==> flow/design.v <==
module alu_unit(
    input wire [3:0] alu_operand1,  
    input wire [3:0] alu_operand2,  
    input wire [2:0] alu_op,        
    output reg [3:0] alu_result,    
    output reg zero_flag,           
    output reg negative_flag,       
    output reg carry_flag,          
    output reg overflow_flag        
);
    always @(*) begin
        alu_result = 4'h0;
        zero_flag = 1'b0;
        negative_flag = 1'b0;
        carry_flag = 1'b0;
        overflow_flag = 1'b0;
        case (alu_op)
            3'b000: begin  
                alu_result = alu_operand1 + alu_operand2;
                carry_flag = (alu_operand1 + alu_operand2) > 4'b1111;  
                overflow_flag = ((!alu_operand1[3] && !alu_operand2[3] && alu_result[3]) || (alu_operand1[3] && alu_operand2[3] && !alu_result[3]));  
            end
            3'b001: begin  
                alu_result = alu_operand1 - alu_operand2;
                carry_flag = (alu_operand1 >= alu_operand2);  
                overflow_flag = ((alu_operand1[3] && !alu_operand2[3] && !alu_result[3]) || (!alu_operand1[3] && alu_operand2[3] && alu_result[3]));  
            end
            3'b010: begin  
                alu_result = alu_operand1 & alu_operand2;
            end
            3'b011: begin  
                alu_result = alu_operand1 | alu_operand2;
            end
            3'b100: begin  
                alu_result = alu_operand1 ^ alu_operand2;
            end
            3'b101: begin  
                alu_result = ($signed(alu_operand1) < $signed(alu_operand2)) ? 4'h1 : 4'h0;
            end
            default: begin
                alu_result = 4'h0;  
            end
        endcase
        if (alu_result == 4'h0)
            zero_flag = 1'b1;
        if (alu_result[3] == 1'b1)  
            negative_flag = 1'b1;
    end
endmodule
module archon_hazard_override_unit (
    input wire                 clk,  
    input wire                 rst_n,  
    input wire [7:0]           internal_entropy_score_val,  
    input wire [15:0]          chaos_score_val,             
    input wire                 anomaly_detected_val,        
    input wire [7:0]           branch_miss_rate_tracker,    
    input wire [7:0]           cache_miss_rate_tracker,     
    input wire [7:0]           exec_pressure_tracker,       
    input wire [1:0]           ml_predicted_action,  
    input wire [20:0]          scaled_flush_threshold,      
    input wire [20:0]          scaled_stall_threshold,      
    output reg                override_flush_sig,          
    output reg                override_stall_sig,          
    output reg [1:0]          hazard_detected_level        
);
    reg [3:0] W_entropy;  
    reg [3:0] W_chaos;  
    reg [3:0] W_branch;  
    reg [3:0] W_cache;  
    reg [3:0] W_exec;  
    wire [11:0] weighted_entropy_score;    
    wire [19:0] weighted_chaos_score;      
    wire [11:0] weighted_branch_miss_score;  
    wire [11:0] weighted_cache_miss_score;   
    wire [11:0] weighted_exec_pressure_score;  
    wire [20:0] total_combined_hazard_score;  
    always @(*) begin
        case (ml_predicted_action)
            2'b00: begin  
                W_entropy = 4'd8;    
                W_chaos   = 4'd7;
                W_branch  = 4'd5;    
                W_cache   = 4'd6;
                W_exec    = 4'd4;    
            end
            2'b01: begin  
                W_entropy = 4'd10;  
                W_chaos   = 4'd9;
                W_branch  = 4'd7;    
                W_cache   = 4'd8;
                W_exec    = 4'd3;    
            end
            2'b10: begin  
                W_entropy = 4'd12;  
                W_chaos   = 4'd11;
                W_branch  = 4'd9;    
                W_cache   = 4'd10;
                W_exec    = 4'd2;    
            end
            2'b11: begin  
                W_entropy = 4'd15;  
                W_chaos   = 4'd15;  
                W_branch  = 4'd13;  
                W_cache    = 4'd14;  
                W_exec    = 4'd1;    
            end
            default: begin  
                W_entropy = 4'd8; W_chaos = 4'd7; W_branch = 4'd5; W_cache = 4'd6; W_exec = 4'd4;
            end
        endcase
    end
    assign weighted_entropy_score   = internal_entropy_score_val * W_entropy;
    assign weighted_chaos_score     = chaos_score_val * W_chaos;
    assign weighted_branch_miss_score = branch_miss_rate_tracker * W_branch;
    assign weighted_cache_miss_score    = cache_miss_rate_tracker * W_cache;  
    assign weighted_exec_pressure_score = exec_pressure_tracker * W_exec;
    assign total_combined_hazard_score =
        weighted_entropy_score +
        weighted_chaos_score +
        weighted_branch_miss_score +
        weighted_cache_miss_score +
        weighted_exec_pressure_score;
    always @(*) begin
        override_flush_sig = 1'b0;  
        override_stall_sig = 1'b0;  
        hazard_detected_level = 2'b00;  
        if (anomaly_detected_val) begin
            override_flush_sig = 1'b1;
            hazard_detected_level = 2'b11;  
        end else begin
            if (total_combined_hazard_score > scaled_flush_threshold) begin
                override_flush_sig = 1'b1;
                hazard_detected_level = 2'b10;  
            end else if (total_combined_hazard_score > scaled_stall_threshold) begin
                override_stall_sig = 1'b1;
                hazard_detected_level = 2'b01;  
            end else begin
                override_flush_sig = 1'b0;
                override_stall_sig = 1'b0;
                hazard_detected_level = 2'b00;  
            end
        end
    end
endmodule
module branch_target_buffer(
    input wire clk,
    input wire reset,
    input wire [3:0] pc_in,              
    input wire [3:0] branch_resolved_pc,  
    input wire branch_resolved_pc_valid,  
    input wire [3:0] branch_resolved_target_pc,  
    input wire branch_resolved_taken,  
    output wire [3:0] predicted_next_pc,  
    output wire predicted_taken          
);
    reg [4:0] btb_table [0:15];  
    integer i;  
    assign predicted_next_pc = btb_table[pc_in][3:0];
    assign predicted_taken = btb_table[pc_in][4];
    always @(posedge clk or posedge reset) begin
        if (reset) begin
            for (i = 0; i < 16; i = i + 1) begin  
                btb_table[i] <= 5'b0_0000;
            end
        end else begin
            if (branch_resolved_pc_valid) begin
                btb_table[branch_resolved_pc] <= {branch_resolved_taken, branch_resolved_target_pc};
            end
        end
    end
endmodule
module chaos_detector(
    input wire clk,
    input wire reset,
    input wire branch_mispredicted,  
    input wire [3:0] mem_access_addr,  
    input wire [3:0] data_mem_read_data,  
    output reg [15:0] chaos_score_out  
);
    always @(posedge clk or posedge reset) begin
        if (reset) begin
            chaos_score_out <= 16'h0000;
        end else begin
            if (branch_mispredicted) begin
                chaos_score_out <= chaos_score_out + 16'h0100;  
            end
            if (mem_access_addr == 4'hF && data_mem_read_data == 4'h5) begin  
                chaos_score_out <= chaos_score_out + 16'h0050;
            end
            if (chaos_score_out > 16'h0000) begin
                chaos_score_out <= chaos_score_out - 16'h0001;
            end
        end
    end
endmodule
module data_mem(
    input wire clk,              
    input wire reset,            
    input wire mem_write_enable,  
    input wire mem_read_enable,   
    input wire [3:0] addr,        
    input wire [3:0] write_data,  
    output reg [3:0] read_data    
);
    reg [3:0] dmem [0:15];  
    integer i;  
    always @(posedge clk or posedge reset) begin
        if (reset) begin
            for (i = 0; i < 16; i = i + 1) begin
                dmem[i] <= 4'h0;
            end
        end else if (mem_write_enable) begin
            dmem[addr] <= write_data;
        end
    end
    always @(posedge clk or posedge reset) begin
        if (reset) begin
            read_data <= 4'h0;
        end else if (mem_read_enable) begin
            read_data <= dmem[addr];
        end
    end
endmodule
module entropy_trigger_decoder(
    input wire [7:0] entropy_in,     
    output reg [1:0] signal_class    
);
    parameter THRESHOLD_LOW_TO_MID = 8'd85;      
    parameter THRESHOLD_MID_TO_CRITICAL = 8'd170;  
    always @(*) begin
        if (entropy_in <= THRESHOLD_LOW_TO_MID) begin
            signal_class = 2'b00;  
        end else if (entropy_in <= THRESHOLD_MID_TO_CRITICAL) begin
            signal_class = 2'b01;  
        end else begin
            signal_class = 2'b10;  
        end
    end
endmodule
module fsm_entropy_overlay (
    input wire clk,
    input wire rst_n,  
    input wire [1:0] ml_predicted_action,     
    input wire [7:0] internal_entropy_score,  
    input wire internal_hazard_flag,          
    input wire [1:0] classified_entropy_level,  
    input wire [2:0] instr_type,              
    input wire analog_lock_override,          
    input wire analog_flush_override,         
    input wire quantum_override_signal,       
    input wire shock_detected_in,             
    input wire [1:0] mission_profile_in,        
    input wire override_authentication_valid_in,  
    input wire [7:0] entropy_threshold_fsm_in,  
    output reg [1:0] fsm_state,               
    output reg [7:0] entropy_log_out,         
    output reg [2:0] instr_type_log_out       
);
    localparam STATE_NORMAL    = 2'b00;  
    localparam STATE_STALL     = 2'b01;  
    localparam STATE_FLUSH     = 2'b10;  
    localparam STATE_LOCK      = 2'b11;  
    localparam ML_OK    = 2'b00;  
    localparam ML_STALL = 2'b01;  
    localparam ML_FLUSH = 2'b10;  
    localparam ML_LOCK  = 2'b11;  
    localparam ENTROPY_LOW      = 2'b00;  
    localparam ENTROPY_MID      = 2'b01;  
    localparam ENTROPY_CRITICAL = 2'b10;  
    localparam INSTR_TYPE_ALU    = 3'b000;  
    localparam INSTR_TYPE_LOAD   = 3'b001;  
    localparam INSTR_TYPE_STORE  = 3'b010;  
    localparam INSTR_TYPE_BRANCH = 3'b011;  
    localparam INSTR_TYPE_JUMP   = 3'b100;  
    localparam INSTR_TYPE_OTHER  = 3'b111;  
    localparam MISSION_NORMAL     = 2'b00;
    localparam MISSION_HIGH_THREAT= 2'b01;
    localparam MISSION_DIAGNOSTIC = 2'b10;
    reg [1:0] current_state, next_state;
    always @(posedge clk or negedge rst_n) begin
        if (!rst_n) begin
            current_state <= STATE_NORMAL;
            entropy_log_out <= 8'h00;
            instr_type_log_out <= INSTR_TYPE_OTHER;
        end else begin
            current_state <= next_state;
            entropy_log_out <= internal_entropy_score;
            instr_type_log_out <= instr_type;
        end
    end
    always @(*) begin
        next_state = current_state;
        if (quantum_override_signal) begin
            next_state = STATE_LOCK;
        end
        else if (override_authentication_valid_in && analog_lock_override) begin
            next_state = STATE_LOCK;
        end
        else if (override_authentication_valid_in && analog_flush_override) begin
            next_state = STATE_FLUSH;
        end
        else if (shock_detected_in) begin
            if (current_state == STATE_STALL || current_state == STATE_FLUSH) begin
                next_state = STATE_LOCK;
            end else begin  
                next_state = STATE_FLUSH;
            end
        end
        else begin
            case (current_state)
                STATE_NORMAL: begin
                    case (ml_predicted_action)
                        ML_STALL: next_state = STATE_STALL;
                        ML_FLUSH: next_state = STATE_FLUSH;
                        ML_LOCK:  next_state = STATE_LOCK;
                        default: begin  
                            if (internal_hazard_flag) begin
                                next_state = STATE_STALL;  
                            end
                            else if (classified_entropy_level == ENTROPY_CRITICAL) begin
                                if (mission_profile_in == MISSION_HIGH_THREAT) begin
                                    next_state = STATE_LOCK;  
                                end else begin
                                    next_state = STATE_FLUSH;
                                end
                            end
                            else if (internal_entropy_score > entropy_threshold_fsm_in) begin  
                                if (mission_profile_in == MISSION_HIGH_THREAT) begin
                                    next_state = STATE_FLUSH;  
                                end else begin
                                    next_state = STATE_STALL;  
                                end
                            end
                            else if (classified_entropy_level == ENTROPY_MID) begin
                                case (instr_type)
                                    INSTR_TYPE_BRANCH, INSTR_TYPE_JUMP: next_state = STATE_STALL;
                                    INSTR_TYPE_LOAD, INSTR_TYPE_STORE: begin
                                        if (mission_profile_in == MISSION_HIGH_THREAT) begin
                                            next_state = STATE_FLUSH;  
                                        end else begin
                                            next_state = STATE_STALL;
                                        end
                                    end
                                    default: next_state = STATE_NORMAL;  
                                endcase
                            end
                        end
                    endcase
                end
                STATE_STALL: begin
                    case (ml_predicted_action)
                        ML_FLUSH: next_state = STATE_FLUSH;
                        ML_LOCK:  next_state = STATE_LOCK;
                        default: begin  
                            if (ml_predicted_action == ML_OK &&
                                !internal_hazard_flag &&
                                classified_entropy_level == ENTROPY_LOW &&
                                internal_entropy_score <= entropy_threshold_fsm_in) begin
                                next_state = STATE_NORMAL;  
                            end
                        end
                    endcase
                end
                STATE_FLUSH: begin
                    case (ml_predicted_action)
                        ML_LOCK: next_state = STATE_LOCK;
                        default: begin  
                            if (ml_predicted_action == ML_OK &&
                                !internal_hazard_flag &&
                                classified_entropy_level == ENTROPY_LOW &&
                                internal_entropy_score <= entropy_threshold_fsm_in) begin
                                next_state = STATE_NORMAL;  
                            end
                            else if (ml_predicted_action == ML_STALL) begin
                                next_state = STATE_STALL;
                            end
                        end
                    endcase
                end
                STATE_LOCK: begin
                    if (!quantum_override_signal &&
                        !(override_authentication_valid_in && analog_lock_override) &&  
                        !shock_detected_in &&  
                        ml_predicted_action != ML_LOCK &&  
                        !internal_hazard_flag &&  
                        classified_entropy_level != ENTROPY_CRITICAL &&  
                        internal_entropy_score <= entropy_threshold_fsm_in) begin  
                        next_state = STATE_NORMAL;  
                    end else begin
                        next_state = STATE_LOCK;  
                    end
                end
                default:
                    next_state = STATE_NORMAL;  
            endcase
        end
    end
    always @(*) begin  
        fsm_state = current_state;
    end
endmodule
module instruction_ram(
    input wire clk,              
    input wire reset,            
    input wire [3:0] pc_in,      
    output wire [15:0] instr_opcode  
);
    reg [15:0] rom_data;
    always @(*) begin
        case (pc_in)
            4'd0: rom_data = 16'h1234;
            4'd1: rom_data = 16'h2452;
            4'd2: rom_data = 16'h3678;
            4'd3: rom_data = 16'h4891;
            4'd4: rom_data = 16'h5ABA;
            4'd5: rom_data = 16'h6CDE;
            4'd6: rom_data = 16'h7F01;
            4'd7: rom_data = 16'h8002;
            4'd8: rom_data = 16'h9123;
            default: rom_data = 16'h0000;
        endcase
    end
    assign instr_opcode = rom_data;
endmodule
module pattern_detector(
    input clk,
    input reset,
    input wire zero_flag_current,
    input wire negative_flag_current,
    input wire carry_flag_current,
    input wire overflow_flag_current,
    output wire anomaly_detected_out  
);
    parameter HISTORY_DEPTH = 3;  
    reg [HISTORY_DEPTH-1:0] zero_flag_history;
    reg [HISTORY_DEPTH-1:0] negative_flag_history;
    reg [HISTORY_DEPTH-1:0] carry_flag_history;
    reg [HISTORY_DEPTH-1:0] overflow_flag_history;
    always @(posedge clk or posedge reset) begin
        if (reset) begin
            zero_flag_history <= 'b0;
            negative_flag_history <= 'b0;
            carry_flag_history <= 'b0;
            overflow_flag_history <= 'b0;
        end else begin
            zero_flag_history <= {zero_flag_history[HISTORY_DEPTH-2:0], zero_flag_current};
            negative_flag_history <= {negative_flag_history[HISTORY_DEPTH-2:0], negative_flag_current};
            carry_flag_history <= {carry_flag_history[HISTORY_DEPTH-2:0], carry_flag_current};
            overflow_flag_history <= {overflow_flag_history[HISTORY_DEPTH-2:0], overflow_flag_current};
        end
    end
    wire pattern1_match;
    wire pattern2_match;
    assign pattern1_match = (!zero_flag_history[2]) && (negative_flag_history[1]) && (carry_flag_history[0]);
    assign pattern2_match = (carry_flag_history[2]) && (!overflow_flag_history[1]) && (!zero_flag_history[0]);
    assign anomaly_detected_out = pattern1_match || pattern2_match;
endmodule
module quantum_entropy_detector(
    input wire clk,
    input wire reset,
    input wire [3:0] instr_opcode,  
    input wire [3:0] alu_result,    
    input wire zero_flag,           
    output reg [7:0] entropy_score_out  
);
    always @(posedge clk or posedge reset) begin
        if (reset) begin
            entropy_score_out <= 8'h00;
        end else begin
            if (instr_opcode != 4'h9) begin  
                if (alu_result == 4'h0 && !zero_flag) begin  
                    entropy_score_out <= entropy_score_out + 8'h10;  
                end else if (entropy_score_out < 8'hFF) begin  
                    entropy_score_out <= entropy_score_out + 8'h01;
                end
            end else begin
                if (entropy_score_out > 8'h00)
                    entropy_score_out <= entropy_score_out - 8'h01;
            end
        end
    end
endmodule
module register_file(
    input wire clk,              
    input wire reset,            
    input wire regfile_write_enable,  
    input wire [2:0] write_addr,  
    input wire [3:0] write_data,  
    input wire [2:0] read_addr1,  
    input wire [2:0] read_addr2,  
    output wire [3:0] read_data1,  
    output wire [3:0] read_data2   
);
    reg [3:0] registers [0:7];
    integer i;  
    always @(posedge clk or posedge reset) begin
        if (reset) begin
            for (i = 0; i < 8; i = i + 1) begin  
                registers[i] <= 4'h0;
            end
        end else if (regfile_write_enable) begin
            if (write_addr != 3'b000) begin
                registers[write_addr] <= write_data;
            end
        end
    end
    assign read_data1 = (read_addr1 == 3'b000) ? 4'h0 : registers[read_addr1];  
    assign read_data2 = (read_addr2 == 3'b000) ? 4'h0 : registers[read_addr2];  
endmodule
module entropy_shock_filter (
    input wire clk,
    input wire reset,  
    input wire [7:0] analog_entropy_in,  
    output reg shock_detected
);
reg [7:0] prev_sample;  
reg [7:0] delta;        
parameter [7:0] THRESHOLD = 8'd20;  
always @(posedge clk or posedge reset) begin
    if (reset) begin
        prev_sample <= 8'd0;
        delta <= 8'd0;
        shock_detected <= 1'b0;
    end else begin
        if (analog_entropy_in > prev_sample) begin
            delta <= analog_entropy_in - prev_sample;
        end else begin
            delta <= prev_sample - analog_entropy_in;
        end
        prev_sample <= analog_entropy_in;
        if (delta > THRESHOLD) begin
            shock_detected <= 1'b1;
        end else begin
            shock_detected <= 1'b0;
        end
    end
end
endmodule
module trigger_authorizer (
    input wire clk,                   
    input wire rst_n,                 
    input wire [7:0] entropy_score,   
    input wire analog_spike_detected, 
    input wire ml_risk_flag,          
    input wire manual_lock,           
    output wire enable_fire            
);
    localparam [2:0]  
        IDLE            = 3'b000,  
        CHECK           = 3'b001,  
        READY_TO_FIRE   = 3'b010,  
        LOCKED          = 3'b011,  
        FORCED_ABORT    = 3'b100;  
    reg [2:0] current_state;  
    reg [2:0] next_state;     
    localparam ENTROPY_FIRE_THRESHOLD = 8'd100;  
    reg enable_fire_pulse_reg;
    always @(posedge clk or negedge rst_n) begin
        if (!rst_n) begin
            current_state <= IDLE;
            enable_fire_pulse_reg <= 1'b0;
        end else begin
            current_state <= next_state;
            if (next_state == READY_TO_FIRE && current_state != READY_TO_FIRE) begin
                enable_fire_pulse_reg <= 1'b1;  
            end else begin
                enable_fire_pulse_reg <= 1'b0;  
            end
        end
    end
    always @(*) begin
        next_state = current_state;
        if (manual_lock) begin
            next_state = LOCKED;  
        end
        else if (analog_spike_detected || ml_risk_flag || (entropy_score >= ENTROPY_FIRE_THRESHOLD)) begin
            next_state = FORCED_ABORT;  
        end
        else begin
            case (current_state)
                IDLE: begin
                    next_state = CHECK;
                end
                CHECK: begin
                    if (!analog_spike_detected && !ml_risk_flag && (entropy_score < ENTROPY_FIRE_THRESHOLD) && !manual_lock) begin
                        next_state = READY_TO_FIRE;  
                    end else begin
                        next_state = IDLE;
                    end
                end
                READY_TO_FIRE: begin
                    next_state = IDLE;
                end
                LOCKED: begin
                    next_state = LOCKED;  
                end
                FORCED_ABORT: begin
                    next_state = FORCED_ABORT;  
                end
                default: begin
                    next_state = IDLE;
                end
            endcase
        end
    end
    assign enable_fire = enable_fire_pulse_reg;
endmodule
module pipeline_cpu(
    input wire clk,
    input wire reset,  
    input wire [15:0] external_entropy_in,  
    input wire [7:0] analog_entropy_raw_in,  
    input wire [1:0] ml_predicted_action,  
    input wire ml_risk_flag_in,          
    input wire manual_lock_in,           
    input wire internal_hazard_flag_for_fsm,  
    input wire analog_lock_override_in,   
    input wire analog_flush_override_in,  
    input wire quantum_override_signal_in,  
    input wire [1:0] mission_profile_in,         
    input wire override_authentication_valid_in,  
    input wire [7:0] entropy_threshold_fsm_in,   
    output wire [3:0] debug_pc,          
    output wire [15:0] debug_instr,       
    output wire debug_stall,             
    output wire debug_flush,             
    output wire debug_lock,              
    output wire [7:0] debug_fsm_entropy_log,  
    output wire [2:0] debug_fsm_instr_type_log,  
    output wire debug_hazard_flag,       
    output wire [1:0] debug_fsm_state,   
    output wire debug_shock_detected,    
    output wire [1:0] debug_classified_entropy,  
    output wire enable_fire_pulse_out     
);
    wire rst_n = ~reset;
    reg [3:0] pc_reg;
    wire [15:0] if_instr;
    wire [3:0] if_pc_plus_1;
    reg [3:0] next_pc;
    reg [3:0] if_id_pc_plus_1_reg;
    reg [15:0] if_id_instr_reg;
    wire [3:0] id_pc_plus_1;
    wire [15:0] id_instr;
    wire [3:0] id_operand1;
    wire [3:0] id_operand2;
    wire [2:0] id_rs1_addr;
    wire [2:0] id_rs2_addr;
    wire [2:0] id_rd_addr;
    reg [2:0] id_alu_op;
    wire [3:0] id_immediate;
    wire id_reg_write_enable;
    wire id_mem_read_enable;
    wire id_mem_write_enable;
    wire id_is_branch_inst;
    wire id_is_jump_inst;
    wire [3:0] id_branch_target;
    reg [2:0] instr_type_to_fsm_comb;
    reg [2:0] instr_type_to_fsm_reg;     
    wire [3:0] ex_opcode_from_ex_stage;  
    reg [3:0] id_ex_pc_plus_1_reg;
    reg [3:0] id_ex_operand1_reg;
    reg [3:0] id_ex_operand2_reg;
    reg [2:0] id_ex_rd_addr_reg;
    reg [2:0] id_ex_alu_op_reg;
    reg id_ex_reg_write_enable_reg;
    reg id_ex_mem_read_enable_reg;
    reg id_ex_mem_write_enable_reg;
    reg id_ex_is_branch_inst_reg;
    reg id_ex_is_jump_inst_reg;
    reg [3:0] id_ex_branch_target_reg;
    reg [15:0] id_ex_instr_reg;
    reg [3:0] id_ex_branch_pc_reg;
    wire [3:0] ex_alu_operand1;
    wire [3:0] ex_alu_operand2;
    wire [3:0] ex_alu_result;
    wire ex_zero_flag;
    wire ex_negative_flag;
    wire ex_carry_flag;
    wire ex_overflow_flag;
    wire [2:0] ex_rd_addr;
    wire ex_reg_write_enable;
    wire ex_mem_read_enable;
    wire ex_mem_write_enable;
    wire ex_is_branch_inst;
    wire ex_is_jump_inst;
    wire [3:0] ex_branch_target;
    wire [3:0] ex_branch_pc;
    reg [3:0] ex_mem_alu_result_reg;
    reg [3:0] ex_mem_mem_write_data_reg;
    reg [2:0] ex_mem_rd_addr_reg;
    reg ex_mem_reg_write_enable_reg;
    reg ex_mem_mem_read_enable_reg;
    reg ex_mem_mem_write_enable_reg;
    reg ex_mem_zero_flag_reg;
    reg ex_mem_is_branch_inst_reg;
    reg ex_mem_is_jump_inst_reg;
    reg [3:0] ex_mem_pc_plus_1_reg;
    reg [3:0] ex_mem_branch_target_reg;
    reg [3:0] ex_mem_branch_pc_reg;
    wire [3:0] mem_read_data;
    wire [3:0] mem_alu_result;
    wire [2:0] mem_rd_addr;
    wire mem_reg_write_enable;
    wire mem_mem_read_enable;
    wire mem_mem_write_enable;
    wire [3:0] mem_mem_addr;
    wire branch_actual_taken;
    wire branch_mispredicted_local;
    reg branch_mispredicted;
    wire [3:0] branch_resolved_pc;
    wire [3:0] branch_resolved_target_pc;
    reg [3:0] mem_wb_write_data_reg;
    reg [2:0] mem_wb_rd_addr_reg;
    reg mem_wb_reg_write_enable_reg;
    wire [3:0] wb_write_data;
    wire [2:0] wb_rd_addr;
    wire wb_reg_write_enable;
    wire pipeline_stall;
    wire pipeline_flush;
    reg [7:0] exec_pressure_counter;
    reg [7:0] cache_miss_rate_dummy;  
    wire aho_override_flush_req;
    wire aho_override_stall_req;
    wire [1:0] aho_hazard_level;
    wire new_fsm_internal_hazard_flag;
    wire [1:0] new_fsm_control_signal;
    wire [7:0] new_fsm_entropy_log;
    wire [2:0] new_fsm_instr_type_log;
    wire shock_detected_internal;  
    localparam AHO_SCALED_FLUSH_THRESH = 21'd1000000;  
    localparam AHO_SCALED_STALL_THRESH = 21'd500000;   
    wire [1:0] classified_entropy_level_wire;  
    wire [7:0] debug_branch_miss_rate;
    reg [7:0] branch_miss_rate_counter;
    wire pd_anomaly_detected_out;
    wire pd_reset;  
    wire trigger_enable_fire_internal;
    instruction_ram i_imem (
        .clk(clk),
        .reset(reset),
        .pc_in(pc_reg),
        .instr_opcode(if_instr)
    );
    register_file i_regfile (
        .clk(clk),
        .reset(reset),
        .regfile_write_enable(wb_reg_write_enable),
        .write_addr(wb_rd_addr),
        .write_data(wb_write_data),
        .read_addr1(id_rs1_addr),
        .read_addr2(id_rs2_addr),
        .read_data1(id_operand1),
        .read_data2(id_operand2)
    );
    alu_unit i_alu (
        .alu_operand1(ex_alu_operand1),
        .alu_operand2(ex_alu_operand2),
        .alu_op(id_ex_alu_op_reg),
        .alu_result(ex_alu_result),
        .zero_flag(ex_zero_flag),
        .negative_flag(ex_negative_flag),
        .carry_flag(ex_carry_flag),
        .overflow_flag(ex_overflow_flag)
    );
    data_mem i_dmem (
        .clk(clk),
        .reset(reset),
        .mem_write_enable(mem_mem_write_enable),
        .mem_read_enable(mem_mem_read_enable),
        .addr(mem_mem_addr),
        .write_data(ex_mem_mem_write_data_reg),
        .read_data(mem_read_data)
    );
    wire [3:0] if_btb_predicted_next_pc;
    wire if_btb_predicted_taken;
    branch_target_buffer i_btb (
        .clk(clk),
        .reset(reset),
        .pc_in(pc_reg),
        .branch_resolved_pc(branch_resolved_pc),
        .branch_resolved_pc_valid(ex_mem_is_branch_inst_reg || ex_mem_is_jump_inst_reg),
        .branch_resolved_target_pc(branch_resolved_target_pc),
        .branch_resolved_taken(branch_actual_taken),
        .predicted_next_pc(if_btb_predicted_next_pc),
        .predicted_taken(if_btb_predicted_taken)
    );
    wire [3:0] qed_instr_opcode_input;
    assign qed_instr_opcode_input = id_ex_instr_reg[15:12];
    wire qed_reset = reset;
    wire [7:0] qed_entropy_score_out;  
    quantum_entropy_detector i_qed (
        .clk(clk),
        .reset(qed_reset),
        .instr_opcode(qed_instr_opcode_input),
        .alu_result(ex_alu_result),
        .zero_flag(ex_zero_flag),
        .entropy_score_out(qed_entropy_score_out)
    );
    wire cd_reset = reset;
    wire [15:0] cd_chaos_score_out;
    chaos_detector i_chaos_detector (
        .clk(clk),
        .reset(cd_reset),
        .branch_mispredicted(branch_mispredicted),
        .mem_access_addr(mem_mem_addr),
        .data_mem_read_data(mem_read_data),
        .chaos_score_out(cd_chaos_score_out)
    );
    assign pd_reset = reset;  
    pattern_detector i_pattern_detector (
        .clk(clk),
        .reset(pd_reset),
        .zero_flag_current(ex_zero_flag),
        .negative_flag_current(ex_negative_flag),
        .carry_flag_current(ex_carry_flag),
        .overflow_flag_current(ex_overflow_flag),
        .anomaly_detected_out(pd_anomaly_detected_out)
    );
    entropy_shock_filter u_entropy_shock_filter (
        .clk(clk),
        .reset(reset),
        .analog_entropy_in(analog_entropy_raw_in),
        .shock_detected(shock_detected_internal)  
    );
    always @(posedge clk or posedge reset) begin
        if (reset) begin
            branch_miss_rate_counter <= 8'h0;
        end else begin
            if (~pipeline_stall && ~pipeline_flush) begin
                if (branch_mispredicted) begin
                    if (branch_miss_rate_counter < 8'hFF) begin
                        branch_miss_rate_counter <= branch_miss_rate_counter + 8'h1;
                    end
                end else begin  
                    if (branch_miss_rate_counter > 8'h0) begin
                        branch_miss_rate_counter <= branch_miss_rate_counter - 8'h1;
                    end
                end  
            end
        end
    end
    assign debug_branch_miss_rate = branch_miss_rate_counter;
    archon_hazard_override_unit i_aho (
        .clk(clk),
        .rst_n(rst_n),
        .internal_entropy_score_val(qed_entropy_score_out),
        .chaos_score_val(cd_chaos_score_out),
        .anomaly_detected_val(pd_anomaly_detected_out),
        .branch_miss_rate_tracker(debug_branch_miss_rate),
        .cache_miss_rate_tracker(cache_miss_rate_dummy),
        .exec_pressure_tracker(exec_pressure_counter),
        .ml_predicted_action(ml_predicted_action),  
        .scaled_flush_threshold(AHO_SCALED_FLUSH_THRESH),
        .scaled_stall_threshold(AHO_SCALED_STALL_THRESH),
        .override_flush_sig(aho_override_flush_req),
        .override_stall_sig(aho_override_stall_req),
        .hazard_detected_level(aho_hazard_level)
    );
    entropy_trigger_decoder i_entropy_decoder (
        .entropy_in(analog_entropy_raw_in),  
        .signal_class(classified_entropy_level_wire)
    );
    assign ex_opcode_from_ex_stage = id_ex_instr_reg[15:12];
    always @(*) begin
        case (ex_opcode_from_ex_stage)
            4'h1, 4'h2, 4'h3, 4'h6: instr_type_to_fsm_comb = 3'b000;  
            4'h4:                   instr_type_to_fsm_comb = 3'b001;  
            4'h5:                   instr_type_to_fsm_comb = 3'b010;  
            4'h7:                   instr_type_to_fsm_comb = 3'b011;  
            4'h8:                   instr_type_to_fsm_comb = 3'b100;  
            default:                instr_type_to_fsm_comb = 3'b111;  
        endcase
    end
    always @(posedge clk or posedge reset) begin
        if (reset) begin
            instr_type_to_fsm_reg <= 3'b111;  
        end else begin
            if (~pipeline_stall && ~pipeline_flush) begin
                instr_type_to_fsm_reg <= instr_type_to_fsm_comb;
            end
        end
    end
    assign new_fsm_internal_hazard_flag = aho_override_flush_req || aho_override_stall_req || internal_hazard_flag_for_fsm;
    fsm_entropy_overlay i_entropy_fsm (
        .clk(clk),
        .rst_n(rst_n),
        .ml_predicted_action(ml_predicted_action),  
        .internal_entropy_score(qed_entropy_score_out),
        .internal_hazard_flag(new_fsm_internal_hazard_flag),
        .classified_entropy_level(classified_entropy_level_wire),
        .instr_type(instr_type_to_fsm_reg),
        .analog_lock_override(analog_lock_override_in),
        .analog_flush_override(analog_flush_override_in),
        .quantum_override_signal(quantum_override_signal_in),
        .shock_detected_in(shock_detected_internal),  
        .mission_profile_in(mission_profile_in),
        .override_authentication_valid_in(override_authentication_valid_in),
        .entropy_threshold_fsm_in(entropy_threshold_fsm_in),
        .fsm_state(new_fsm_control_signal),
        .entropy_log_out(new_fsm_entropy_log),
        .instr_type_log_out(new_fsm_instr_type_log)
    );
    trigger_authorizer i_trigger_authorizer (
        .clk(clk),
        .rst_n(rst_n),
        .entropy_score(qed_entropy_score_out),  
        .analog_spike_detected(shock_detected_internal),  
        .ml_risk_flag(ml_risk_flag_in),          
        .manual_lock(manual_lock_in),            
        .enable_fire(trigger_enable_fire_internal)  
    );
    assign enable_fire_pulse_out = trigger_enable_fire_internal;
    wire entropy_ctrl_stall;
    wire entropy_ctrl_flush;
    assign entropy_ctrl_stall = 1'b0;
    assign entropy_ctrl_flush = 1'b0;
    assign pipeline_flush = (new_fsm_control_signal == 2'b10) ||  
                            (new_fsm_control_signal == 2'b11) ||  
                            entropy_ctrl_flush;                    
    assign pipeline_stall = (new_fsm_control_signal == 2'b01) ||  
                            (new_fsm_control_signal == 2'b11) ||  
                            entropy_ctrl_stall;                    
    always @(posedge clk or posedge reset) begin
        if (reset) begin
            exec_pressure_counter <= 8'h0;
            cache_miss_rate_dummy <= 8'h0;
        end else begin
            if (pipeline_flush) begin
                exec_pressure_counter <= 8'h0;
                cache_miss_rate_dummy <= 8'h0;
            end else if (~pipeline_stall) begin
                if (id_ex_instr_reg[15:12] != 4'h9) begin  
                    if (exec_pressure_counter < 8'hFF) begin
                        exec_pressure_counter <= exec_pressure_counter + 8'h1;
                    end
                end else begin  
                    if (exec_pressure_counter > 8'h0) begin
                        exec_pressure_counter <= exec_pressure_counter - 8'h1;
                    end
                end  
                if (cache_miss_rate_dummy < 8'hFF && (exec_pressure_counter % 5 == 0)) begin
                    cache_miss_rate_dummy <= cache_miss_rate_dummy + 8'h1;
                end else if (cache_miss_rate_dummy > 8'h0 && (exec_pressure_counter % 7 == 0)) begin
                    cache_miss_rate_dummy <= cache_miss_rate_dummy - 8'h1;
                end
            end
        end
    end
    assign if_pc_plus_1 = pc_reg + 4'b0001;
    always @(posedge clk or posedge reset) begin
        if (reset) begin
            pc_reg <= 4'h0;
        end else begin
            if (pipeline_flush) begin
                pc_reg <= 4'h0;
            end else if (pipeline_stall) begin
                pc_reg <= pc_reg;
            end else begin  
                pc_reg <= next_pc;
            end  
        end
    end
    always @(*) begin
        next_pc = if_pc_plus_1;
        if (ex_mem_is_jump_inst_reg) begin
            next_pc = ex_mem_branch_target_reg;
        end else if (ex_mem_is_branch_inst_reg) begin
            if (branch_actual_taken) begin
                next_pc = ex_mem_branch_target_reg;
            end else begin  
                next_pc = ex_mem_pc_plus_1_reg;
            end  
        end else if (if_btb_predicted_taken) begin
            next_pc = if_btb_predicted_next_pc;
        end
    end
    always @(posedge clk or posedge reset) begin
        if (reset) begin
            if_id_pc_plus_1_reg <= 4'h0;
            if_id_instr_reg <= 16'h0000;
        end else begin
            if (~pipeline_flush && ~pipeline_stall) begin
                if_id_pc_plus_1_reg <= if_pc_plus_1;
                if_id_instr_reg <= if_instr;
            end
        end
    end
    assign id_pc_plus_1 = if_id_pc_plus_1_reg;
    assign id_instr = if_id_instr_reg;
    wire [3:0] id_opcode = id_instr[15:12];
    assign id_rd_addr = id_instr[11:9];
    assign id_rs1_addr = id_instr[8:6];
    assign id_rs2_addr = id_instr[5:3];
    assign id_immediate = {1'b0, id_instr[2:0]};
    assign id_reg_write_enable = (id_opcode == 4'h1 || id_opcode == 4'h2 || id_opcode == 4'h3 ||
                                  id_opcode == 4'h4 || id_opcode == 4'h6 || id_opcode == 4'h0);
    assign id_mem_read_enable  = (id_opcode == 4'h4);
    assign id_mem_write_enable = (id_opcode == 4'h5);
    assign id_is_branch_inst   = (id_opcode == 4'h7);
    assign id_is_jump_inst     = (id_opcode == 4'h8);
    assign id_branch_target     = id_instr[3:0];
    always @(*) begin
        case (id_opcode)
            4'h1: id_alu_op = 3'b000;  
            4'h2: id_alu_op = 3'b000;  
            4'h3: id_alu_op = 3'b001;  
            4'h4: id_alu_op = 3'b000;  
            4'h5: id_alu_op = 3'b000;  
            4'h6: id_alu_op = 3'b100;  
            4'h7: id_alu_op = 3'b001;  
            default: id_alu_op = 3'b000;  
        endcase
    end
    wire ex_mem_writes_to_rs1_id = ex_mem_reg_write_enable_reg && (ex_mem_rd_addr_reg == id_rs1_addr);
    wire ex_mem_writes_to_rs2_id = ex_mem_reg_write_enable_reg && (ex_mem_rd_addr_reg == id_rs2_addr);
    wire mem_wb_writes_to_rs1_id = mem_wb_reg_write_enable_reg && (mem_wb_rd_addr_reg == id_rs1_addr);
    wire mem_wb_writes_to_rs2_id = mem_wb_reg_write_enable_reg && (mem_wb_rd_addr_reg == id_rs2_addr);
    wire [3:0] forward_operand1 = (ex_mem_writes_to_rs1_id && (id_rs1_addr != 3'b000)) ? ex_mem_alu_result_reg :
                                  (mem_wb_writes_to_rs1_id && (id_rs1_addr != 3'b000)) ? mem_wb_write_data_reg :
                                  id_operand1;
    wire [3:0] forward_operand2 = (ex_mem_writes_to_rs2_id && (id_rs2_addr != 3'b000)) ? ex_mem_alu_result_reg :
                                  (mem_wb_writes_to_rs2_id && (id_rs2_addr != 3'b000)) ? mem_wb_write_data_reg :
                                  id_operand2;
    always @(posedge clk or posedge reset) begin
        if (reset) begin
            id_ex_pc_plus_1_reg <= 4'h0;
            id_ex_operand1_reg <= 4'h0;
            id_ex_operand2_reg <= 4'h0;
            id_ex_rd_addr_reg <= 3'h0;
            id_ex_alu_op_reg <= 3'h0;
            id_ex_reg_write_enable_reg <= 1'b0;
            id_ex_mem_read_enable_reg <= 1'b0;
            id_ex_mem_write_enable_reg <= 1'b0;
            id_ex_is_branch_inst_reg <= 1'b0;
            id_ex_is_jump_inst_reg <= 1'b0;
            id_ex_branch_target_reg <= 4'h0;
            id_ex_instr_reg <= 16'h0000;
            id_ex_branch_pc_reg <= 4'h0;
        end else begin
            if (~pipeline_flush && ~pipeline_stall) begin
                id_ex_pc_plus_1_reg <= id_pc_plus_1;
                id_ex_operand1_reg <= forward_operand1;
                id_ex_operand2_reg <= (id_opcode == 4'h2 || id_opcode == 4'h4 || id_opcode == 4'h5) ? id_immediate : forward_operand2;
                id_ex_rd_addr_reg <= id_rd_addr;
                id_ex_alu_op_reg <= id_alu_op;
                id_ex_reg_write_enable_reg <= id_reg_write_enable;
                id_ex_mem_read_enable_reg <= id_mem_read_enable;
                id_ex_mem_write_enable_reg <= id_mem_write_enable;
                id_ex_is_branch_inst_reg <= id_is_branch_inst;
                id_ex_is_jump_inst_reg <= id_is_jump_inst;
                id_ex_branch_target_reg <= id_branch_target;
                id_ex_instr_reg <= id_instr;
                id_ex_branch_pc_reg <= id_pc_plus_1 - 4'h1;
            end
        end
    end
    assign ex_alu_operand1 = id_ex_operand1_reg;
    assign ex_alu_operand2 = id_ex_operand2_reg;
    assign ex_rd_addr = id_ex_rd_addr_reg;
    assign ex_reg_write_enable = id_ex_reg_write_enable_reg;
    assign ex_mem_read_enable = id_ex_mem_read_enable_reg;
    assign ex_mem_write_enable = id_ex_mem_write_enable_reg;
    assign ex_is_branch_inst = id_ex_is_branch_inst_reg;
    assign ex_is_jump_inst = id_ex_is_jump_inst_reg;
    assign ex_branch_target = id_ex_branch_target_reg;
    assign ex_branch_pc = id_ex_branch_pc_reg;
    wire [3:0] actual_branch_target_calc;
    assign actual_branch_target_calc = ex_branch_pc + ex_branch_target;
    always @(posedge clk or posedge reset) begin
        if (reset) begin
            ex_mem_alu_result_reg       <= 4'h0;
            ex_mem_mem_write_data_reg   <= 4'h0;
            ex_mem_rd_addr_reg          <= 3'h0;
            ex_mem_reg_write_enable_reg <= 1'b0;
            ex_mem_mem_read_enable_reg  <= 1'b0;
            ex_mem_mem_write_enable_reg <= 1'b0;
            ex_mem_zero_flag_reg        <= 1'b0;
            ex_mem_is_branch_inst_reg   <= 1'b0;
            ex_mem_is_jump_inst_reg     <= 1'b0;
            ex_mem_pc_plus_1_reg        <= 4'h0;
            ex_mem_branch_target_reg    <= 4'h0;
            ex_mem_branch_pc_reg        <= 4'h0;
        end else begin
            if (~pipeline_flush && ~pipeline_stall) begin
                ex_mem_alu_result_reg       <= ex_alu_result;
                ex_mem_mem_write_data_reg   <= ex_alu_operand2;
                ex_mem_rd_addr_reg          <= ex_rd_addr;
                ex_mem_reg_write_enable_reg <= ex_reg_write_enable;
                ex_mem_mem_read_enable_reg  <= ex_mem_read_enable;
                ex_mem_mem_write_enable_reg <= ex_mem_write_enable;
                ex_mem_zero_flag_reg        <= ex_zero_flag;
                ex_mem_is_branch_inst_reg   <= ex_is_branch_inst;
                ex_mem_is_jump_inst_reg     <= ex_is_jump_inst;
                ex_mem_pc_plus_1_reg        <= id_ex_pc_plus_1_reg;
                ex_mem_branch_target_reg    <= actual_branch_target_calc;
                ex_mem_branch_pc_reg        <= ex_branch_pc;
            end
        end
    end
    assign mem_alu_result = ex_mem_alu_result_reg;
    assign mem_rd_addr = ex_mem_rd_addr_reg;
    assign mem_reg_write_enable = ex_mem_reg_write_enable_reg;
    assign mem_mem_read_enable = ex_mem_mem_read_enable_reg;
    assign mem_mem_write_enable = ex_mem_mem_write_enable_reg;
    assign mem_mem_addr = ex_mem_alu_result_reg;
    assign branch_actual_taken = ex_mem_is_branch_inst_reg && ex_mem_zero_flag_reg;
    assign branch_resolved_pc = ex_mem_branch_pc_reg;
    assign branch_resolved_target_pc = ex_mem_branch_target_reg;
    assign branch_mispredicted_local =
        (ex_mem_is_branch_inst_reg || ex_mem_is_jump_inst_reg) ?
            (ex_mem_is_branch_inst_reg ?
                ((if_btb_predicted_taken != branch_actual_taken) ||
                 (branch_actual_taken && (if_btb_predicted_next_pc != branch_resolved_target_pc))) :
                (ex_mem_is_jump_inst_reg && (if_btb_predicted_next_pc != branch_resolved_target_pc))) : 1'b0;
    always @(posedge clk or posedge reset) begin
        if (reset) begin
            branch_mispredicted <= 1'b0;
        end else begin
            if (~pipeline_stall && ~pipeline_flush) begin
                branch_mispredicted <= branch_mispredicted_local;
            end
        end
    end
    always @(posedge clk or posedge reset) begin
        if (reset) begin
            mem_wb_write_data_reg <= 4'h0;
            mem_wb_rd_addr_reg <= 3'h0;
            mem_wb_reg_write_enable_reg <= 1'b0;
        end else begin
            if (~pipeline_flush && ~pipeline_stall) begin
                if (mem_mem_read_enable) begin
                    mem_wb_write_data_reg <= mem_read_data;
                end else begin  
                    mem_wb_write_data_reg <= mem_alu_result;
                end  
                mem_wb_rd_addr_reg <= mem_rd_addr;
                mem_wb_reg_write_enable_reg <= mem_reg_write_enable;
            end
        end
    end
    assign wb_write_data = mem_wb_write_data_reg;
    assign wb_rd_addr = mem_wb_rd_addr_reg;
    assign wb_reg_write_enable = mem_wb_reg_write_enable_reg;
    assign debug_pc = pc_reg;
    assign debug_instr = if_instr;
    assign debug_stall = pipeline_stall;
    assign debug_flush = pipeline_flush;
    assign debug_lock = (new_fsm_control_signal == 2'b11);
    assign debug_fsm_entropy_log = new_fsm_entropy_log;
    assign debug_fsm_instr_type_log = new_fsm_instr_type_log;
    assign debug_hazard_flag = new_fsm_internal_hazard_flag;
    assign debug_fsm_state = new_fsm_control_signal;
    assign debug_shock_detected = shock_detected_internal;
    assign debug_classified_entropy = classified_entropy_level_wire;
endmodule
module archon_top (
    input wire clk,
    input wire reset,  
    input wire [15:0] external_entropy_in,  
    input wire [7:0] analog_entropy_raw,    
    input wire [1:0] ml_predicted_action,  
    input wire ml_risk_flag_top,           
    input wire manual_lock_top,            
    input wire analog_lock_override,
    input wire analog_flush_override,
    input wire quantum_override_signal,  
    input wire [1:0] mission_profile,          
    input wire override_authentication_valid,  
    input wire [7:0] entropy_threshold_fsm,    
    output wire [3:0] cpu_debug_pc,
    output wire [15:0] cpu_debug_instr,
    output wire cpu_debug_stall,
    output wire cpu_debug_flush,
    output wire cpu_debug_lock,
    output wire [7:0] cpu_debug_fsm_entropy_log,
    output wire [2:0] cpu_debug_fsm_instr_type_log,
    output wire cpu_debug_hazard_flag,
    output wire [1:0] cpu_debug_fsm_state,
    output wire cpu_debug_shock_detected,
    output wire [1:0] cpu_debug_classified_entropy,
    output wire system_enable_fire_pulse  
);
    wire archon_top_internal_hazard_to_cpu = 1'b0;  
    pipeline_cpu u_pipeline_cpu (
        .clk(clk),
        .reset(reset),
        .external_entropy_in(external_entropy_in),
        .analog_entropy_raw_in(analog_entropy_raw),
        .ml_predicted_action(ml_predicted_action),  
        .ml_risk_flag_in(ml_risk_flag_top),
        .manual_lock_in(manual_lock_top),
        .internal_hazard_flag_for_fsm(archon_top_internal_hazard_to_cpu),
        .analog_lock_override_in(analog_lock_override),
        .analog_flush_override_in(analog_flush_override),
        .quantum_override_signal_in(quantum_override_signal),
        .mission_profile_in(mission_profile),
        .override_authentication_valid_in(override_authentication_valid),
        .entropy_threshold_fsm_in(entropy_threshold_fsm),
        .debug_pc(cpu_debug_pc),
        .debug_instr(cpu_debug_instr),
        .debug_stall(cpu_debug_stall),
        .debug_flush(cpu_debug_flush),
        .debug_lock(cpu_debug_lock),
        .debug_fsm_entropy_log(cpu_debug_fsm_entropy_log),
        .debug_fsm_instr_type_log(cpu_debug_fsm_instr_type_log),
        .debug_hazard_flag(cpu_debug_hazard_flag),
        .debug_fsm_state(cpu_debug_fsm_state),
        .debug_shock_detected(cpu_debug_shock_detected),
        .debug_classified_entropy(cpu_debug_classified_entropy),
        .enable_fire_pulse_out(system_enable_fire_pulse)
    );
endmodule
## Step by step through the tools: archon_top

What the tools print for archon_top, step after step.
Lines are those of the file above, counted from 1.
The mark -- stands for no value.

| inputs | value |
|---|---|
| top module | archon_top |
| clock port | clk |
| cell library | sky130hd |
| library corner | tt_025C_1v80 |

## Word level

Source: Yosys, flattened and elaborated. Widths are those after wreduce. Registers that Yosys merges into a memory's read port (data or address) are not register bits. Print and check cells do not count. Equal cells are merged and count once.
Memory sizes are those after Yosys's memory passes, which may raise the word count (mostly to a power of two), join words into wider ones and drop unused or constant bits.

| operators by class | value |
|---|---|
| add/subtract/negate cells | 23 |
| multipliers | 5 |
| div/mod/pow operators | 2 |
| order comparisons | 22 |
| equal/unequal tests | 114 |
| multiplexer cells | 85 |
| bitwise operators | 5 |
| reduce/logical cells | 144 |

Operator list:

| cell | number |
|---|---|
| modulo 8 x 3 -> 32 bit (second input constant) | 2 |
| multiplier 8 x 4 -> 12 bit | 4 |
| two-way mux 8 bit | 17 |
| == test 4 bit (second input constant) | 25 |
| multiplier 16 x 4 -> 20 bit | 1 |
| parallel mux 5 bit (select 16 bit) | 1 |
| parallel mux 4 bit (select 4 bit) | 5 |
| AND reduction 2 bit | 34 |
| == test 4 x 3 -> 1 bit (second input constant) | 17 |
| logical NOT 32 bit | 2 |
| parallel mux 4 bit (select 16 bit) | 1 |
| adder 21 x 12 -> 21 bit | 3 |
| two-way mux 4 bit | 14 |
| parallel mux 4 bit (select 7 bit) | 2 |
| == test 3 bit (second input constant) | 16 |
| two-way mux 16 bit | 3 |
| logical AND 1 bit | 43 |
| == test 3 x 2 -> 1 bit (second input constant) | 12 |
| two-way mux 2 bit | 17 |
| == test 4 x 2 -> 1 bit (second input constant) | 8 |
| adder 8 x 1 -> 8 bit (second input constant) | 4 |
| subtractor 8 x 1 -> 8 bit (second input constant) | 4 |
| greater-than comparator 8 x 1 -> 1 bit (second input constant) | 4 |
| < comparator 8 bit (second input constant) | 4 |
| AND reduction 3 bit | 10 |
| parallel mux 4 bit (select 6 bit) | 1 |
| adder 12 x 20 -> 21 bit | 1 |
| greater-than comparator 21 x 19 -> 1 bit (second input constant) | 1 |

Not listed: further kinds 55, cells in them 144.

| bit counts | value |
|---|---|
| register bits after elaboration | 377 |
| bits in read-only memories | 304 |
| clocked read ports x word width | 3 |
| memory cells | 2 |
| input port bits | 44 |
| output and inout bits | 41 |

Memories:

| memory | depth | bits a word | read ports | write ports | RTL line | source |
|---|---|---|---|---|---|---|
| (name not given) | 16 | 16 | 1 | 0 | 410 | `case (pc_in)` |
| (name not given) | 16 | 3 | 1 | 0 | 866 | `case (ex_opcode_from_ex_stage)` |

## Longest topological paths

Longest topological path by Yosys (ltp), each cell counted once; first at word level (registers and memories cut), then after technology mapping (sequential cells cut; the memories' decode and read muxes count).

| logic depth | value |
|---|---|
| word-level depth | 23 |
| ABC_AREA | 0 |
| mapped depth | 35 |
| depth with buffers taken out | 31 |

## Mapped cells and area

Source: synth_stat.txt of the flow (Yosys; design flattened, memories mapped). It holds for the ABC_AREA given above (unset counts as 0); a run with the other value may have another netlist.
Totals and module areas in this step are rounded.

Cell types:

| cell type | number | area in all (um^2) |
|---|---|---|
| sky130_fd_sc_hd__dfrtp_1 | 358 | 8.96E+03 |
| sky130_fd_sc_hd__fa_1 | 145 | 2.9E+03 |
| sky130_fd_sc_hd__ha_1 | 204 | 2.55E+03 |
| sky130_fd_sc_hd__mux2_2 | 225 | 2,533.68 |
| sky130_fd_sc_hd__inv_1 | 282 | 1.06E+03 |
| sky130_fd_sc_hd__o21ai_0 | 137 | 685.658 |
| sky130_fd_sc_hd__a21oi_1 | 130 | 650.624 |
| sky130_fd_sc_hd__nor2_1 | 173 | 649.373 |
| sky130_fd_sc_hd__nand2_1 | 165 | 619.344 |
| sky130_fd_sc_hd__xnor2_1 | 58 | 507.987 |
| sky130_fd_sc_hd__mux2i_1 | 45 | 450.432 |
| sky130_fd_sc_hd__nand2b_1 | 69 | 431.664 |
| sky130_fd_sc_hd__clkbuf_1 | 102 | 382.867 |
| sky130_fd_sc_hd__and2_1 | 54 | 337.824 |
| sky130_fd_sc_hd__nor2b_1 | 51 | 319.056 |
| sky130_fd_sc_hd__a21o_1 | 35 | 262.752 |
| sky130_fd_sc_hd__nand3_1 | 50 | 250.24 |
| sky130_fd_sc_hd__dfstp_2 | 8 | 210.202 |

Not listed: further types 80, cells in them 508.

| mapped netlist | value |
|---|---|
| cells in the netlist | 2,799 |
| synthesis area | 0.028 mm^2 |
| sequential part of the area | 0.0092 mm^2 |
| flip-flop cells | 366 |
| buffer cells | 133 |

The figures by module come from a second, unflattened synthesis with its own total; it is not the netlist above.

| unflattened totals | value |
|---|---|
| cells (unflattened synthesis) | 3,187 |
| area (unflattened synthesis) | 0.03 mm^2 |

Rows give one instance, submodules left out.

By module:

| module | times used | cells | area (mm^2) | seq. area (mm^2) |
|---|---|---|---|---|
| pipeline_cpu | 1 | 1,021 | 0.0085 | 0.0031 |
| archon_hazard_override_unit | 1 | 866 | 0.0076 | 0 |
| (name not given) | 1 | 329 | 0.004 | 0.002 |
| data_mem | 1 | 255 | 0.0032 | 0.0017 |
| register_file | 1 | 146 | 0.0016 | 0.0007 |
| entropy_shock_filter | 1 | 109 | 0.0011 | 0.00043 |
| fsm_entropy_overlay | 1 | 104 | 0.001 | 0.00033 |
| chaos_detector | 1 | 91 | 0.00098 | 0.0004 |
| quantum_entropy_detector | 1 | 81 | 0.00072 | 0.0002 |
| alu_unit | 1 | 89 | 0.00067 | 0 |
| instruction_ram | 1 | 50 | 0.00035 | 0 |
| pattern_detector | 1 | 14 | 0.00027 | 0.00025 |
| trigger_authorizer | 1 | 19 | 0.00026 | 0.00015 |
| entropy_trigger_decoder | 1 | 12 | 0.000076 | 0 |
| archon_top | 1 | 1 | 0.0000038 | 0 |

## Timing after synthesis

OpenSTA on the mapped netlist: ideal clock, no wires. The path of least setup slack (recovery checks aside). Input and output delay are each 20% of the period. Register names are those of the netlist, which keeps one name where synthesis merged equal registers.

| timing path post-synthesis | value |
|---|---|
| kind | in2out |
| start | input port ml_predicted_action[0] |
| end | output port cpu_debug_hazard_flag |
| clock period | 20,000 ps |
| launch time at the first pin | 4,000 ps |
| data arrival time | 11,586 ps |
| required time | 16,000 ps |
| setup slack | 4,414 ps |
| path delay | 7,586 ps |
| driving pins on the path | 26 |
| synthesis period reached | 15,586 ps |

"path delay" = arrival - input delay + setup time.
A path that ends at an output port has no setup time.
"driving pins on the path": output pins that drive a net of the path, with the launching flip-flop's if there is one; two outputs of one cell count as two.
"synthesis period reached" = period - worst setup slack (recovery checks aside). The figure is calculated, with input and output delays left at 20% of the set period.
Between the ends stands the longest chain of elaborated cells between them, by number of cells; it is not shown to be the way that was timed. Of several equally long chains one is given.
Each line given opens the expression or statement behind the cell; cells for indexed reads and writes are added by Yosys, which also makes memories of some case tables.

| on the way, post-synthesis | value |
|---|---|
| cells stage by stage | sky130_fd_sc_hd__clkbuf_1 > sky130_fd_sc_hd__clkinv_1 > sky130_fd_sc_hd__ha_1 > sky130_fd_sc_hd__clkbuf_1 > sky130_fd_sc_hd__or2_2 > sky130_fd_sc_hd__clkbuf_1 > sky130_fd_sc_hd__nand2_1 > sky130_fd_sc_hd__fa_1 > sky130_fd_sc_hd__fa_1 > sky130_fd_sc_hd__fa_1 > sky130_fd_sc_hd__inv_1 > sky130_fd_sc_hd__fa_1 > sky130_fd_sc_hd__fa_1 > sky130_fd_sc_hd__fa_1 > sky130_fd_sc_hd__inv_1 > sky130_fd_sc_hd__fa_1 > sky130_fd_sc_hd__inv_1 > sky130_fd_sc_hd__ha_1 > sky130_fd_sc_hd__a21o_1 > sky130_fd_sc_hd__a211oi_2 > sky130_fd_sc_hd__o21a_1 > sky130_fd_sc_hd__xnor2_1 > sky130_fd_sc_hd__or4_1 > sky130_fd_sc_hd__o41a_1 > sky130_fd_sc_hd__a41oi_2 > sky130_fd_sc_hd__inv_1 |
| cells in the longest elaborated chain | 12 |

RTL lines, path post-synthesis:

| what | RTL line | source |
|---|---|---|
| start: declaration | 1162 | `input wire [1:0] ml_predicted_action,` |
| == test 2 bit | 78 | `case (ml_predicted_action)` |
| parallel mux 4 bit (select 4 bit) | 78 |  |
| multiplier 8 x 4 -> 12 bit | 112 |  |
| adder 12 x 20 -> 21 bit | 118 |  |
| adder 21 x 12 -> 21 bit x3 | 118 |  |
| greater-than comparator 21 x 19 -> 1 bit | 134 |  |
| two-way mux 1 bit | 134 |  |
| two-way mux 1 bit | 131 |  |
| two-way mux 1 bit | 127 | `if (anomaly_detected_val) begin` |
| logical OR 1 bit | 884 | `assign new_fsm_internal_hazard_flag = aho_override_flush_req \|\| aho_override_stall_req \|\| internal_hazard_flag ...` |
| end: declaration | 1178 | `output wire cpu_debug_hazard_flag,` |

## Timing after layout

Path of least setup slack in the final report of entry C (OpenROAD, finished layout, wires in). Where an end is a register, its clock arrival counts in the times.
The path's times are printed in steps of 10 ps; the period is the one set.

| timing path post-layout | value |
|---|---|
| kind | in2out |
| start | input port ml_predicted_action[0] |
| end | output port cpu_debug_hazard_flag |
| clock period | 14,900 ps |
| launch time at the first pin | 2,980 ps |
| data arrival time | 10,310 ps |
| required time | 11,920 ps |
| setup slack | 1,610 ps |
| driving pins on the path | 30 |

Between the ends stands the longest chain of elaborated cells between them, by number of cells; it is not shown to be the way that was timed. Of several equally long chains one is given.

| on the way, post-layout | value |
|---|---|
| cells stage by stage | sky130_fd_sc_hd__buf_12 > sky130_fd_sc_hd__clkbuf_16 > sky130_fd_sc_hd__clkinv_8 > sky130_fd_sc_hd__ha_4 > sky130_fd_sc_hd__clkbuf_16 > sky130_fd_sc_hd__or2_4 > sky130_fd_sc_hd__clkbuf_16 > sky130_fd_sc_hd__nand2_2 > sky130_fd_sc_hd__fa_1 > sky130_fd_sc_hd__fa_1 > sky130_fd_sc_hd__inv_1 > sky130_fd_sc_hd__fa_1 > sky130_fd_sc_hd__inv_1 > sky130_fd_sc_hd__fa_1 > sky130_fd_sc_hd__inv_2 > sky130_fd_sc_hd__fa_2 > sky130_fd_sc_hd__fa_2 > sky130_fd_sc_hd__fa_2 > sky130_fd_sc_hd__ha_4 > sky130_fd_sc_hd__clkbuf_8 > sky130_fd_sc_hd__o21a_1 > sky130_fd_sc_hd__o21a_1 > sky130_fd_sc_hd__o211ai_1 > sky130_fd_sc_hd__o21a_1 > sky130_fd_sc_hd__xnor2_1 > sky130_fd_sc_hd__or4_1 > sky130_fd_sc_hd__o41a_1 > sky130_fd_sc_hd__a41oi_4 > sky130_fd_sc_hd__inv_1 > sky130_fd_sc_hd__buf_2 |
| cells in the longest elaborated chain | 12 |

RTL lines, path post-layout:

| what | RTL line | source |
|---|---|---|
| start: declaration | 1162 | `input wire [1:0] ml_predicted_action,` |
| == test 2 bit | 78 | `case (ml_predicted_action)` |
| parallel mux 4 bit (select 4 bit) | 78 |  |
| multiplier 8 x 4 -> 12 bit | 112 |  |
| adder 12 x 20 -> 21 bit | 118 |  |
| adder 21 x 12 -> 21 bit x3 | 118 |  |
| greater-than comparator 21 x 19 -> 1 bit | 134 |  |
| two-way mux 1 bit | 134 |  |
| two-way mux 1 bit | 131 |  |
| two-way mux 1 bit | 127 | `if (anomaly_detected_val) begin` |
| logical OR 1 bit | 884 | `assign new_fsm_internal_hazard_flag = aho_override_flush_req \|\| aho_override_stall_req \|\| internal_hazard_flag ...` |
| end: declaration | 1178 | `output wire cpu_debug_hazard_flag,` |

Measured data: module archon_top, platform sky130hd, 7 stored runs of the flow under differing settings, order arbitrary. Input and output delays are each 20% of the period that was set; the output load is 0.01 pF.
"clock period reached" = clock period - worst setup slack. The figure is calculated, with input and output delays left at 20% of the set period.
"allowed time less slack (worst setup path)" means the part of the period allowed to the worst setup path (the constraints hold back 20% at inputs and 20% at outputs) less its slack; where the path has registers, the arrival times of their clocks count too.
"power" is the tool's figure for a default switching activity; nothing was simulated.
"allowed time less slack (worst setup path)" is given in steps of 10 ps.
The results are shown rounded.

#### Entry A

| setting | value |
|---|---|
| ABC_AREA | `0` |
| CAP_MARGIN | `0` |
| CELL_PAD_IN_SITES_DETAIL_PLACEMENT | `2` |
| CELL_PAD_IN_SITES_GLOBAL_PLACEMENT | `3` |
| CORE_ASPECT_RATIO | `0.56` |
| CORE_MARGIN | `4` |
| CORE_UTILIZATION | `69` |
| CTS_CLUSTER_SIZE | `77` |
| GPL_ROUTABILITY_DRIVEN | `1` |
| MAX_ROUTING_LAYER | `met5` |
| MIN_ROUTING_LAYER | `met2` |
| PLACE_DENSITY_LB_ADDON | `0.22` |
| SETUP_SLACK_MARGIN | `1.76` |
| SLEW_MARGIN | `40` |
| TNS_END_PERCENT | `95` |
| period_ns | `10.2` |

No results, placement failed with FLW-0024.

#### Entry B

| setting | value |
|---|---|
| ABC_AREA | `0` |
| CAP_MARGIN | `15` |
| CELL_PAD_IN_SITES_DETAIL_PLACEMENT | `2` |
| CORE_ASPECT_RATIO | `0.93` |
| CORE_MARGIN | `4` |
| CORE_UTILIZATION | `69` |
| CTS_CLUSTER_SIZE | `75` |
| GPL_ROUTABILITY_DRIVEN | `0` |
| MAX_ROUTING_LAYER | `met5` |
| PLACE_DENSITY_LB_ADDON | `0.22` |
| SETUP_SLACK_MARGIN | `0.76` |
| SLEW_MARGIN | `0` |
| TNS_END_PERCENT | `95` |
| period_ns | `10.2` |

No results, placement failed with a tool error.

#### Entry C

| setting | value |
|---|---|
| CAP_MARGIN | `0` |
| CELL_PAD_IN_SITES_DETAIL_PLACEMENT | `1` |
| CORE_UTILIZATION | `23` |
| GPL_ROUTABILITY_DRIVEN | `1` |
| GPL_TIMING_DRIVEN | `0` |
| HOLD_SLACK_MARGIN | `-0.07` |
| PLACE_DENSITY | `0.73` |
| SETUP_SLACK_MARGIN | `1.88` |
| SLEW_MARGIN | `40` |
| period_ns | `14.9` |
| CORE_MARGIN | `2` |

| result | value |
|---|---|
| lowest setup slack | 1,600 ps |
| power | 3.2 mW |
| allowed time less slack (worst setup path) | 7,330 ps |
| worst setup path type | in2out |
| post-route setup TNS | 0 ps |
| area of the synthesized netlist | 0.028 mm^2 |
| std-cell area (final layout) | 0.033 mm^2 |
| clock period reached | 13,293 ps |
| full die area | 0.12 mm^2 |

#### Entry D

| setting | value |
|---|---|
| ABC_AREA | `0` |
| CAP_MARGIN | `40` |
| CELL_PAD_IN_SITES_GLOBAL_PLACEMENT | `1` |
| CORE_MARGIN | `10` |
| CORE_UTILIZATION | `41` |
| CTS_CLUSTER_DIAMETER | `382` |
| GPL_TIMING_DRIVEN | `1` |
| HOLD_SLACK_MARGIN | `-0.04` |
| MAX_ROUTING_LAYER | `met4` |
| SETUP_SLACK_MARGIN | `-1.98` |
| TNS_END_PERCENT | `20` |
| period_ns | `25.1` |
| SLEW_MARGIN | `20` |

| result | value |
|---|---|
| lowest setup slack | 5,200 ps |
| full die area | 0.078 mm^2 |
| power | 1.8 mW |
| clock period reached | 19,853 ps |
| std-cell area (final layout) | 0.031 mm^2 |
| allowed time less slack (worst setup path) | 9,810 ps |
| worst setup path type | in2out |
| post-route setup TNS | 0 ps |
| area of the synthesized netlist | 0.028 mm^2 |

#### Entry E

| setting | value |
|---|---|
| ABC_AREA | `1` |
| CAP_MARGIN | `15` |
| CORE_ASPECT_RATIO | `1.25` |
| CORE_MARGIN | `4` |
| CORE_UTILIZATION | `70` |
| CTS_CLUSTER_DIAMETER | `52` |
| CTS_CLUSTER_SIZE | `72` |
| GPL_ROUTABILITY_DRIVEN | `1` |
| MAX_ROUTING_LAYER | `met5` |
| SETUP_SLACK_MARGIN | `2.31` |
| SLEW_MARGIN | `25` |
| TNS_END_PERCENT | `10` |
| period_ns | `15.6` |

| result | value |
|---|---|
| area of the synthesized netlist | 0.026 mm^2 |
| allowed time less slack (worst setup path) | 6,670 ps |
| worst setup path type | in2out |
| full die area | 0.04 mm^2 |
| power | 6.4 mW |
| clock period reached | 12,910 ps |
| post-route setup TNS | 0 ps |
| lowest setup slack | 2,700 ps |
| std-cell area (final layout) | 0.029 mm^2 |

#### Entry F

| setting | value |
|---|---|
| ABC_AREA | `0` |
| CAP_MARGIN | `0` |
| CELL_PAD_IN_SITES_DETAIL_PLACEMENT | `2` |
| CELL_PAD_IN_SITES_GLOBAL_PLACEMENT | `3` |
| CORE_ASPECT_RATIO | `0.56` |
| CORE_MARGIN | `4` |
| CORE_UTILIZATION | `69` |
| CTS_CLUSTER_DIAMETER | `369` |
| CTS_CLUSTER_SIZE | `77` |
| GPL_ROUTABILITY_DRIVEN | `1` |
| MAX_ROUTING_LAYER | `met5` |
| MIN_ROUTING_LAYER | `met2` |
| PLACE_DENSITY_LB_ADDON | `0.22` |
| SETUP_SLACK_MARGIN | `1.76` |
| SLEW_MARGIN | `0` |
| TNS_END_PERCENT | `95` |
| period_ns | `10.2` |

No results, placement failed with FLW-0024.

#### Entry G

| setting | value |
|---|---|
| CORE_UTILIZATION | `28` |
| period_ns | `17.8` |
| CAP_MARGIN | `20` |
| CORE_MARGIN | `2` |
| SLEW_MARGIN | `20` |

| result | value |
|---|---|
| power | 2.5 mW |
| std-cell area (final layout) | 0.031 mm^2 |
| lowest setup slack | 1,600 ps |
| post-route setup TNS | 0 ps |
| clock period reached | 16,185 ps |
| allowed time less slack (worst setup path) | 9,070 ps |
| worst setup path type | in2out |
| full die area | 0.1 mm^2 |
| area of the synthesized netlist | 0.028 mm^2 |
